==> flow/design.v <==
module ALU(in1,
				in2, 
				op, 
				result);
	output reg [31:0] result;
	input [31:0] in1, in2;
	input [3:0] op;  
	always @(*) begin
		case(op)
			4'b0001 : begin  
				result = in1 & in2;
			end
			4'b0010 : begin  
				result = in1 | in2;
			end
			4'b0011 : begin  
				result = in1 ^ in2;
			end
			4'b0100 : begin  
				result = in1 + in2;
			end
			4'b0101 : begin 
				result = in1 - in2;
			end
			4'b0110 : begin  
				result = in1 >> in2[4:0];
			end
			4'b0111 : begin  
				result = in1 << in2[4:0];
			end
			4'b1000 : begin  
				result = $signed(in1) >>> in2[4:0];
			end
			4'b1001 : begin  
				result = in1 <<< in2[4:0];
			end
			4'b1010 : begin  
				result = in1 + in2;
			end
			4'b1011 : begin  
				result = {31'b0, $signed(in1) < $signed(in2)};
			end
			4'b1100 : begin  
				result = {31'b0, in1 < in2};
			end
			default : begin 
				result = 32'b0;
			end
		endcase
	end
endmodule
module BCompare(input [31:0] op1, input [31:0] op2, input BrUn, output reg BEQ, output reg BLT);
	always@(*)begin
		BEQ = 1'b0;
		BLT = 1'b0;
		if(~BrUn)begin 
			if(op1 == op2) begin
				BEQ = 1'b1;
			end
			if($signed(op1) < $signed(op2)) begin
				BLT = 1'b1;
			end
		end
		else begin
			if({1'b0, op1} == {1'b0, op2}) begin
				BEQ = 1'b1;
			end
			if({1'b0,op1} < {1'b0, op2}) begin
				BLT = 1'b1;
			end
		end
	end
endmodule
module ControlUnit(IWord, PCSelect, RegWEn, ImmSel, BrUn, BEQ, BLT, BSel, ASel, ALUOP, WBSel, MemRW);
input [31:0] IWord;
input BEQ, BLT;
output reg PCSelect, RegWEn, ImmSel, BSel, ASel, WBSel, MemRW, BrUn;
output reg [3:0] ALUOP;
always@(*) begin
	PCSelect = 1'b0;
	RegWEn = 1'b0;
	ImmSel = 1'b0;
	BSel = 1'b0;
	ASel = 1'b0;
	MemRW = 1'b0;
	WBSel = 1'b1;
	BrUn = 1'b0;
	ALUOP = 4'h4;
	case(IWord[6:0])
		7'b0110011: begin  
			PCSelect = 1'b0;
			RegWEn = 1'b1;
			ImmSel = 1'b0;
			BSel = 1'b0;
			ASel = 1'b0;
			MemRW = 1'b0;
			WBSel = 1'b1;
			BrUn = 1'b0;
			case(IWord[14:12])
				3'h0 : begin
					case(IWord[30])
						 1'b0 : begin  
							ALUOP = 4'h4;
						 end
						 1'b1 : begin  
							ALUOP = 4'h5;
						end
					endcase
				end
				3'h1 : begin  
					ALUOP = 4'h7;
				end
				3'h2 : begin  
					ALUOP = 4'hb;
				end
				3'h3 : begin  
					ALUOP = 4'hc;
				end
				3'h4 : begin  
					ALUOP = 4'h3;
				end
				3'h5 : begin 
					case(IWord[30]) 
						1'b1: begin  
							ALUOP = 4'h8;
						end
						1'b0:begin  
							ALUOP = 4'h6;
						end
					endcase
				end
				3'h6 : begin  
					ALUOP = 4'h2;
				end
				3'h7 : begin  
					ALUOP = 4'h1;
				end
			endcase
		end
		7'b0010011 : begin  
			PCSelect = 1'b0;
			RegWEn = 1'b1;
			ImmSel = 1'b1;
			BSel = 1'b1;
			ASel = 1'b0;
			MemRW = 1'b0;
			WBSel = 1'b1;
			BrUn = 1'b0;
			case(IWord[14:12])
					3'h0 : begin  
							ALUOP = 4'h4;
					end
					3'h1 : begin  
						ALUOP = 4'h7;
					end
					3'h2 : begin  
						ALUOP = 4'hb;
					end
					3'h3 : begin  
						ALUOP = 4'hc;
					end
					3'h4 : begin  
						ALUOP = 4'h3;
					end
					3'h5 : begin 
						case(IWord[30])
							1'b0 : begin
								ALUOP = 4'h6;
							end
							1'b1 : begin
								ALUOP = 4'h8;
							end
						endcase
					end
					3'h6 : begin  
						ALUOP = 4'h2;
					end
					3'h7 : begin  
						ALUOP = 4'h1;
					end
			endcase
		end
		7'b0000011 : begin  
			PCSelect = 1'b0;
			RegWEn = 1'b1;
			ImmSel = 1'b1;
			BSel = 1'b1;
			ASel = 1'b0;
			ALUOP = 4'h4;
			MemRW = 1'b0;
			WBSel = 1'b0;
			BrUn = 1'b0;
		end
		7'b0100011 : begin  
			PCSelect = 1'b0;
			RegWEn = 1'b0;
			ImmSel = 1'b1;
			BSel = 1'b1;
			ASel = 1'b0;
			ALUOP = 4'h4;
			MemRW = 1'b1;
			WBSel = 1'b1;
		end
		7'b1100011 : begin  
			RegWEn = 1'b0;
			ImmSel = 1'b1;
			case(IWord[14:12]) 
				3'h0 : begin
					BrUn = 1'b0;
					PCSelect = BEQ;
				end
				3'h1 : begin
					BrUn = 1'b0;
					PCSelect = ~BEQ;
				end
				3'h4 : begin
					BrUn = 1'b0;
					PCSelect = BLT;
				end
				3'h5 : begin
					BrUn = 1'b0;
					PCSelect = BEQ | ~BLT;
				end
				3'h6 : begin
					BrUn = 1'b1;
					PCSelect = BLT;
				end
				3'h7 : begin
					BrUn = 1'b1;
					PCSelect = BEQ | ~BLT;
				end
				default:
				;
			endcase
			BSel = 1'b1;
			ASel = 1'b1;
			ALUOP = 4'h4;
			MemRW = 1'b0;
			WBSel = 1'b1;
		end
		default:
		;
	endcase
end
endmodule
module ImmExtend(input [12:0] imm, output reg [31:0] extend);
	always @(*) begin
		extend = {{19{imm[12]}}, imm};
	end
endmodule
module PC(input PCSel, input [31:0] branchVal, input clk, input reset, output reg [31:0] PCVal);
	always @(posedge clk) begin
		if(reset) begin
			PCVal <= 32'b0;
		end
		else if(PCSel) begin
			PCVal <= branchVal;
		end
		else begin
			PCVal <= PCVal + 3'b100;
		end
	end
endmodule
module RegFile(rs1, rs2, rd, din, out1, out2, clk, reset, enable, rw);
reg [31:0] steve [31:0];
integer i;
input [4:0] rd, rs1, rs2;
input clk, reset, enable, rw;
input [31:0] din;
output reg [31:0] out1, out2;
	always @(posedge clk) begin
		if (enable) begin
			if(reset) begin
				for( i = 0; i <= 31; i = i + 1 ) begin 
					steve[i] <= 32'b0;	
				end
			end
			else if(rw && rd != 5'd0) begin
				steve[rd] <= din; 
			end
		end
	end
	always @(*) begin
		out1 = 32'b0;
		out2 = 32'b0;
		if(enable) begin
			out1 = (rs1 == 5'd0) ? 32'b0 : steve[rs1];
			out2 = (rs2 == 5'd0) ? 32'b0 : steve[rs2];
		end
	end
endmodule
module Datapath(input clk,
					input reset,
					output [31:0] imem_addr,
					input [31:0] imem_rdata,
					output [31:0] dmem_addr,
					output [31:0] dmem_wdata,
					output dmem_we,
					input [31:0] dmem_rdata,
					output wb_valid,
					output [4:0] wb_rd,
					output [31:0] wb_data);
reg [31:0] WB;
wire PCSelect, RegWEn, ImmSel, BrUn, BEQ, BLT, BSel, ASel, WBSel, MemRW;
wire [3:0] ALUOP;
wire [31:0] longImm, IWord, data1Val, data2Val, result, PCVal, DmemOut;
reg [31:0] alu1, alu2;
reg [12:0] imm;
reg [4:0] rs1, rs2, rd;
assign IWord = imem_rdata;
assign imem_addr = PCVal;
RegFile regs(IWord[19:15], IWord[24:20], IWord[11:7], WB, data1Val, data2Val, clk, reset, 1'b1 , RegWEn);
BCompare compare(data1Val, data2Val, BrUn, BEQ, BLT);
ControlUnit cu(IWord, PCSelect, RegWEn, ImmSel, BrUn, BEQ, BLT, BSel, ASel, ALUOP, WBSel, MemRW);
PC pc(PCSelect, WB, clk, reset, PCVal);
ImmExtend longBoi(imm, longImm);
ALU alu(alu1, alu2, ALUOP, result);
assign dmem_addr = result;
assign dmem_wdata = data2Val;
assign dmem_we = MemRW & ~reset;
assign DmemOut = dmem_rdata;
assign wb_valid = RegWEn & (rd != 5'd0) & ~reset;
assign wb_rd = rd;
assign wb_data = WB;
	always@(*) begin
		if(ASel) begin
			alu1 = PCVal;
		end
		else begin
			alu1 = data1Val;
		end
		if(BSel) begin
			alu2 = longImm;
		end
		else begin
			alu2 = data2Val;
		end
		if(WBSel) begin
			WB = result;
		end
		else begin
			WB = DmemOut;
		end
		if(IWord[6:0] == 7'b1100011)begin  
			imm = {IWord[31], IWord[7], IWord[30:25], IWord[11:8], 1'b0};
		end
		else if(IWord[6:0] == 7'b0100011)begin  
			imm = {IWord[31], IWord[31:25], IWord[11:7]};
		end
		else begin
			imm = {IWord[31], IWord[31:20]};
		end
		rs1 = IWord[19:15];
		rs2 = IWord[24:20];
		rd = IWord[11:7];
	end
endmodule
Memo
Re: synthesis data of Datapath

======== Tool chain data of Datapath ========
Module Datapath before and after one edit of its RTL, step after step.
Lines under "original" count in the file above, lines under "edited" in the edited file.
"change": "edited" minus "original" as printed here.
Operators carry their Yosys type and port widths (W data, S select, Z words).
Cell names lack the library's common part.
Not given: n/a
inputs
  design top .............................. Datapath
  clock ................................... clk
  cell library ............................ sky130hd
  library corner .......................... tt_025C_1v80

======== The edit ========
The edit as a unified diff against the file above.
This change comes from a script, not from a designer. The edited design behaves differently; no optimisation was intended.
begin of diff
@@ -10,7 +10,4 @@
 			4'b0001 : begin  
 				result = in1 & in2;
-			end
-			4'b0010 : begin  
-				result = in1 | in2;
 			end
 			4'b0011 : begin  
end of diff

======== Elaborated design ========
Counts by Yosys on the flattened word-level netlist (proc, flatten, opt, wreduce; memories kept). Register bits leave out memories and registers merged into their read ports (data or address); mux counts leave out enables and synchronous resets folded into registers. Print and check cells are left out.
Yosys's memory passes give these memory sizes; they may raise the number of words (mostly to a power of two), join words into wider ones and drop unused or constant bits.
word-level totals
  element                          original  edited  change
  register bits after elaboration  32        32      0
  RAM bits                         1024      1024    0
  memories kept                    1         1       0
  bits of input ports              66        66      0
  output and inout port bits       135       135     0
cells by class
  element                        original  edited  change
  add/sub/neg operators          3         3       0
  order comparisons              4         4       0
  equality and inequality tests  25        24      -1
  shift operators                4         4       0
  mux-type cells                 33        33      0
  bitwise operators              11        10      -1
  reduce/logical cells           11        11      0
operators with widths
  cell                     original  edited  change
  $eq A4 B2 Y1 const B     2         1       -1
  $or A32 B32 Y32          1         0       -1
  $pmux W32 S11            1         0       -1
  $pmux W32 S10            0         1       +1
  $mux W1                  14        14      0
  $mux W32                 8         8       0
  $eq A4 B4 Y1 const B     5         5       0
  $eq A3 B3 Y1 const B     4         4       0
  $eq A4 B3 Y1 const B     4         4       0
  $lt A32 B32 Y1           4         4       0
  $not A1 Y1               4         4       0
  $reduce_or A2 Y1         4         4       0
  $and A1 B1 Y1            3         3       0
  $mux W5                  3         3       0
  $pmux W4 S2              3         3       0
  $eq A3 B2 Y1 const B     2         2       0
  $eq A7 B6 Y1 const B     2         2       0
  $logic_not A5 Y1         2         2       0
  $pmux W4 S8              2         2       0
  $add A32 B3 Y32 const B  1         1       0
  $add A32 B32 Y32         1         1       0
  $and A32 B32 Y32         1         1       0
  $eq A3 B1 Y1 const B     1         1       0
  $eq A32 B32 Y1           1         1       0
  $eq A4 B1 Y1 const B     1         1       0
  $eq A7 B2 Y1 const B     1         1       0
  $eq A7 B5 Y1 const B     1         1       0
  $eq A7 B7 Y1 const B     1         1       0
Not every row of either side is listed.

======== Logic depth ========
Longest topological path by Yosys (ltp), each cell counted once; first at word level (registers and memories cut), then after technology mapping (sequential cells cut; the memories' decode and read muxes count).
depth
  element                       original  edited  change
  word-level depth              10        10      0
  ABC_AREA                      0         0       n/a
  depth in mapped cells         30        31      +1
  depth with buffers taken out  21        22      +1

======== Synthesis result ========
Source: synth_stat.txt of the flow (Yosys; design flattened, memories mapped). It holds for the ABC_AREA given above (unset counts as 0); a run with the other value may have another netlist.
mapped netlist
  element                  original   edited     change
  cells in the netlist     6076       6341       +265
  chip area (Yosys) (mm2)  0.0673096  0.0686859  +0.0013763
  sequential area (mm2)    0.0313901  0.0313901  0.0000000
  flip-flops               1056       1056       0
cells by type
  type      original  edited  change
  nor2_1    1011      873     -138
  mux2i_1   492       603     +111
  nand2_1   195       299     +104
  a211oi_1  153       244     +91
  mux4_2    296       220     -76
  a22oi_1   209       277     +68
  mux2_2    97        32      -65
  o22ai_1   64        28      -36
  nor4_1    33        69      +36
  inv_1     155       120     -35
  buf_2     123       158     +35
  o31ai_1   55        20      -35
  ha_1      130       98      -32
  a221oi_1  17        48      +31
  a21oi_1   315       344     +29
  a221o_1   38        13      -25
  buf_4     23        44      +21
  nand2b_1  48        66      +18
Not every row of either side is listed.
The figures by module come from a second, unflattened synthesis with its own total; it is not the netlist above.
second synthesis, totals
  element                                  original   edited     change
  cell total of the unflattened synthesis  5756       5681       -75
  area (unflattened synthesis) (mm2)       0.0674647  0.0671394  -0.0003253
Each row is one instance without its submodules.
by module, original
  module       times used  cells  area (mm2)  sequential area (mm2)
  RegFile      1           3884   0.0541344   0.0307495
  ALU          1           1337   0.0088985   0
  PC           1           222    0.0017817   0.0006406
  Datapath     1           130    0.0013726   0
  BCompare     1           114    0.0008083   0
  ImmExtend    1           32     0.0002402   0
  ControlUnit  1           37     0.000229    0
by module, edited
  module       times used  cells  area (mm2)  sequential area (mm2)
  RegFile      1           3884   0.0541344   0.0307495
  ALU          1           1262   0.0085732   0
  PC           1           222    0.0017817   0.0006406
  Datapath     1           130    0.0013726   0
  BCompare     1           114    0.0008083   0
  ImmExtend    1           32     0.0002402   0
  ControlUnit  1           37     0.000229    0

======== Worst setup path after synthesis ========
Source: OpenSTA report_checks on the synthesized netlist (no wires, ideal clock, input and output delay 20% of the period each), path of least setup slack; recovery checks are left aside. Register names are those of the netlist, which keeps one name where synthesis merged equal registers.
timing after synthesis
  element                              original           edited             change
  kind                                 in2out             in2out             n/a
  start                                in imem_rdata[20]  in imem_rdata[20]  n/a
  end                                  out wb_data[21]    out wb_data[28]    n/a
  period (ps)                          14000              14000              0
  external output delay (ps)           2800               2800               0
  data arrival time (ps)               9450               9102               -348
  data required time (ps)              11200              11200              0
  path slack (ps)                      1750               2098               +348
  delay of the path (ps)               6650               6302               -348
  driving pins on the path             28                 29                 +1
  period reached after synthesis (ps)  12250              11902              -348
"delay of the path" is the arrival time less input delay plus setup time.
At an output port there is no setup time.
"driving pins on the path" counts driving pins, that of a launching flip-flop among them; a cell with two outputs on the path counts twice.
"period reached after synthesis" = period - worst setup slack (recovery checks aside). The figure is calculated, with input and output delays left at 20% of the set period.
The rows between start and end are the longest chain of elaborated cells between them; the timing report does not say that the signal goes this way. Where chains are equally long, one stands for them.
Each line given opens the expression or statement behind the cell; cells for indexed reads and writes are added by Yosys, which also makes memories of some case tables.
The chain passes a memory read, where the word-level depth is cut; so it can be longer than that depth.
between the ends, after synthesis, original
  path through ............................ buf_6 buf_8 buf_6 buf_8 buf_6 buf_6 buf_4 clkbuf_1 buf_1 mux4_2 mux4_2 mux2i_1 nor2_1 inv_1 nor2_1 a21oi_1 ha_1 and3_1 a221o_1 a21oi_1 o31ai_1 a2111oi_0 o32ai_1 a221oi_1 nand3_1 o41ai_2 buf_2 inv_2
  cells in the longest elaborated chain ... 6
RTL lines, path after synthesis, original
  element             RTL line  RTL
  start: declaration  295       input [31:0] imem_rdata,
  $mem_v2 Z32 W32     265       reg [31:0] steve [31:0];
  $mux W32            288       out2 = (rs2 == 5'd0) ? 32'b0 : steve[rs2];
  $mux W32            332       if(BSel) begin
  $add A32 B32 Y32    38        result = in1 + in2;
  $pmux W32 S11       9         case(op)
  $mux W32            338       if(WBSel) begin
  end: declaration    302       output [31:0] wb_data);
Some nets on the timed path still bear RTL names; the line given drives or declares the net.
nets with RTL names, path after synthesis, original
  net             RTL line  RTL
  dmem_wdata[10]  297       output [31:0] dmem_wdata,
between the ends, after synthesis, edited
  path through ............................ buf_6 buf_12 buf_8 buf_8 buf_4 buf_2 buf_2 buf_2 buf_2 buf_2 mux2i_1 o21ai_0 a221oi_1 nor3_1 inv_1 o21ai_0 ha_1 clkbuf_1 nand2b_1 o41ai_1 a211o_1 a211oi_1 o41ai_1 a31o_2 o221a_2 nor2_1 o31ai_4 buf_6 inv_1
  cells in the longest elaborated chain ... 6
RTL lines, path after synthesis, edited
  element             RTL line  RTL
  start: declaration  292       input [31:0] imem_rdata,
  $mem_v2 Z32 W32     262       reg [31:0] steve [31:0];
  $mux W32            285       out2 = (rs2 == 5'd0) ? 32'b0 : steve[rs2];
  $mux W32            329       if(BSel) begin
  $add A32 B32 Y32    17        result = in1 + in2;
  $pmux W32 S10       9         case(op)
  $mux W32            335       if(WBSel) begin
  end: declaration    299       output [31:0] wb_data);
nets with RTL names, path after synthesis, edited
  net            RTL line  RTL
  dmem_wdata[7]  294       output [31:0] dmem_wdata,

======== Timing after layout ========
From the final timing report of the runs of pair A: the path of least setup slack in the routed layout; clock arrival at registers is part of the times.
The path's times are printed in steps of 10 ps; the period is the one set.
timing after layout
  element                     original           edited             change
  kind                        in2out             in2out             n/a
  start                       in imem_rdata[15]  in imem_rdata[17]  n/a
  end                         out wb_data[29]    out wb_data[25]    n/a
  period (ps)                 14000              14000              0
  external output delay (ps)  2800               2800               0
  data arrival time (ps)      10790              10890              +100
  data required time (ps)     11200              11200              0
  path slack (ps)             410                310                -100
  driving pins on the path    20                 21                 +1
The rows between start and end are the longest chain of elaborated cells between them; the timing report does not say that the signal goes this way. Where chains are equally long, one stands for them.
The chain passes a memory read, where the word-level depth is cut; so it can be longer than that depth.
between the ends, after layout, original
  path through ............................ clkdlybuf4s50_1 and2_2 nor2b_2 buf_4 a221oi_1 or4b_2 o21ai_0 ha_1 nor4_1 nand3_1 a21o_1 a21oi_1 o211ai_1 a211oi_1 mux2i_1 o21ai_0 o31ai_4 buf_4 inv_1 clkdlybuf4s50_1
  cells in the longest elaborated chain ... 6
RTL lines, path after layout, original
  element             RTL line  RTL
  start: declaration  295       input [31:0] imem_rdata,
  $mem_v2 Z32 W32     265       reg [31:0] steve [31:0];
  $mux W32            287       out1 = (rs1 == 5'd0) ? 32'b0 : steve[rs1];
  $mux W32            326       if(ASel) begin
  $add A32 B32 Y32    38        result = in1 + in2;
  $pmux W32 S11       9         case(op)
  $mux W32            338       if(WBSel) begin
  end: declaration    302       output [31:0] wb_data);
between the ends, after layout, edited
  path through ............................ clkdlybuf4s50_1 nor4bb_4 buf_4 a22oi_1 nand2_1 or4_1 o21ai_0 buf_4 ha_1 a21oi_1 o21bai_1 o311a_1 a31oi_1 o41ai_1 o32a_1 a31oi_1 mux2i_1 o2111ai_1 o31ai_4 inv_1 clkdlybuf4s50_1
  cells in the longest elaborated chain ... 6
RTL lines, path after layout, edited
  element             RTL line  RTL
  start: declaration  292       input [31:0] imem_rdata,
  $mem_v2 Z32 W32     262       reg [31:0] steve [31:0];
  $mux W32            284       out1 = (rs1 == 5'd0) ? 32'b0 : steve[rs1];
  $mux W32            323       if(ASel) begin
  $add A32 B32 Y32    17        result = in1 + in2;
  $pmux W32 S10       9         case(op)
  $mux W32            335       if(WBSel) begin
  end: declaration    299       output [31:0] wb_data);

======== Measured runs ========
Both versions went through the flow (Yosys, OpenROAD) with the same settings in each pair. Constraints: input delay and output delay 20% of the set period each, output load 0.01 pF.
flow settings, pair A
  CORE_UTILIZATION ........................ 40
  PLACE_DENSITY ........................... 0.6
  period_ns ............................... 14.0
  CAP_MARGIN .............................. 20
  CORE_MARGIN ............................. 2
  SLEW_MARGIN ............................. 20
measured results, pair A
  element                                original   edited     change
  area of the synthesized netlist (mm2)  0.0673096  0.0686859  +0.0013763
  area of the die (mm2)                  0.17157    0.175046   +0.003476
  std-cell area (final layout) (mm2)     0.0764158  0.0769776  +0.0005618
  post-route utilization                 0.457      0.45       -0.007
  worst slack on setup checks (ps)       409        308        -101
  setup total negative slack (ps)        0          0          0
  post-route worst hold slack (ps)       656        620        -36
  total design power (µW)                10369      10276      -93
  clock period reached (ps)              13591      13692      +101
flow settings, pair B
  CAP_MARGIN .............................. 25
  CELL_PAD_IN_SITES_DETAIL_PLACEMENT ...... 2
  CORE_MARGIN ............................. 3
  CORE_UTILIZATION ........................ 19
  CTS_CLUSTER_DIAMETER .................... 65
  CTS_CLUSTER_SIZE ........................ 59
  PLACE_DENSITY_LB_ADDON .................. 0.18
  SETUP_SLACK_MARGIN ...................... 2.08
  period_ns ............................... 13.5
  SLEW_MARGIN ............................. 20
measured results, pair B
  element                                original   edited     change
  area of the synthesized netlist (mm2)  0.0673096  0.0686859  +0.0013763
  area of the die (mm2)                  0.361441   0.368753   +0.007312
  std-cell area (final layout) (mm2)     0.0843009  0.0849102  +0.0006093
  post-route utilization                 0.24       0.236      -0.004
  worst slack on setup checks (ps)       1946       1946       0
  setup total negative slack (ps)        0          0          0
  post-route worst hold slack (ps)       659        708        +49
  total design power (µW)                11808      11688      -120
  clock period reached (ps)              11554      11554      0
By "clock period reached" is meant the clock period of the run minus its worst setup slack. This is arithmetic on one report: input and output delays are still those of the set period (20% each).
"total design power" rests on the timing tool's default activity at the inputs, not on a simulated workload.
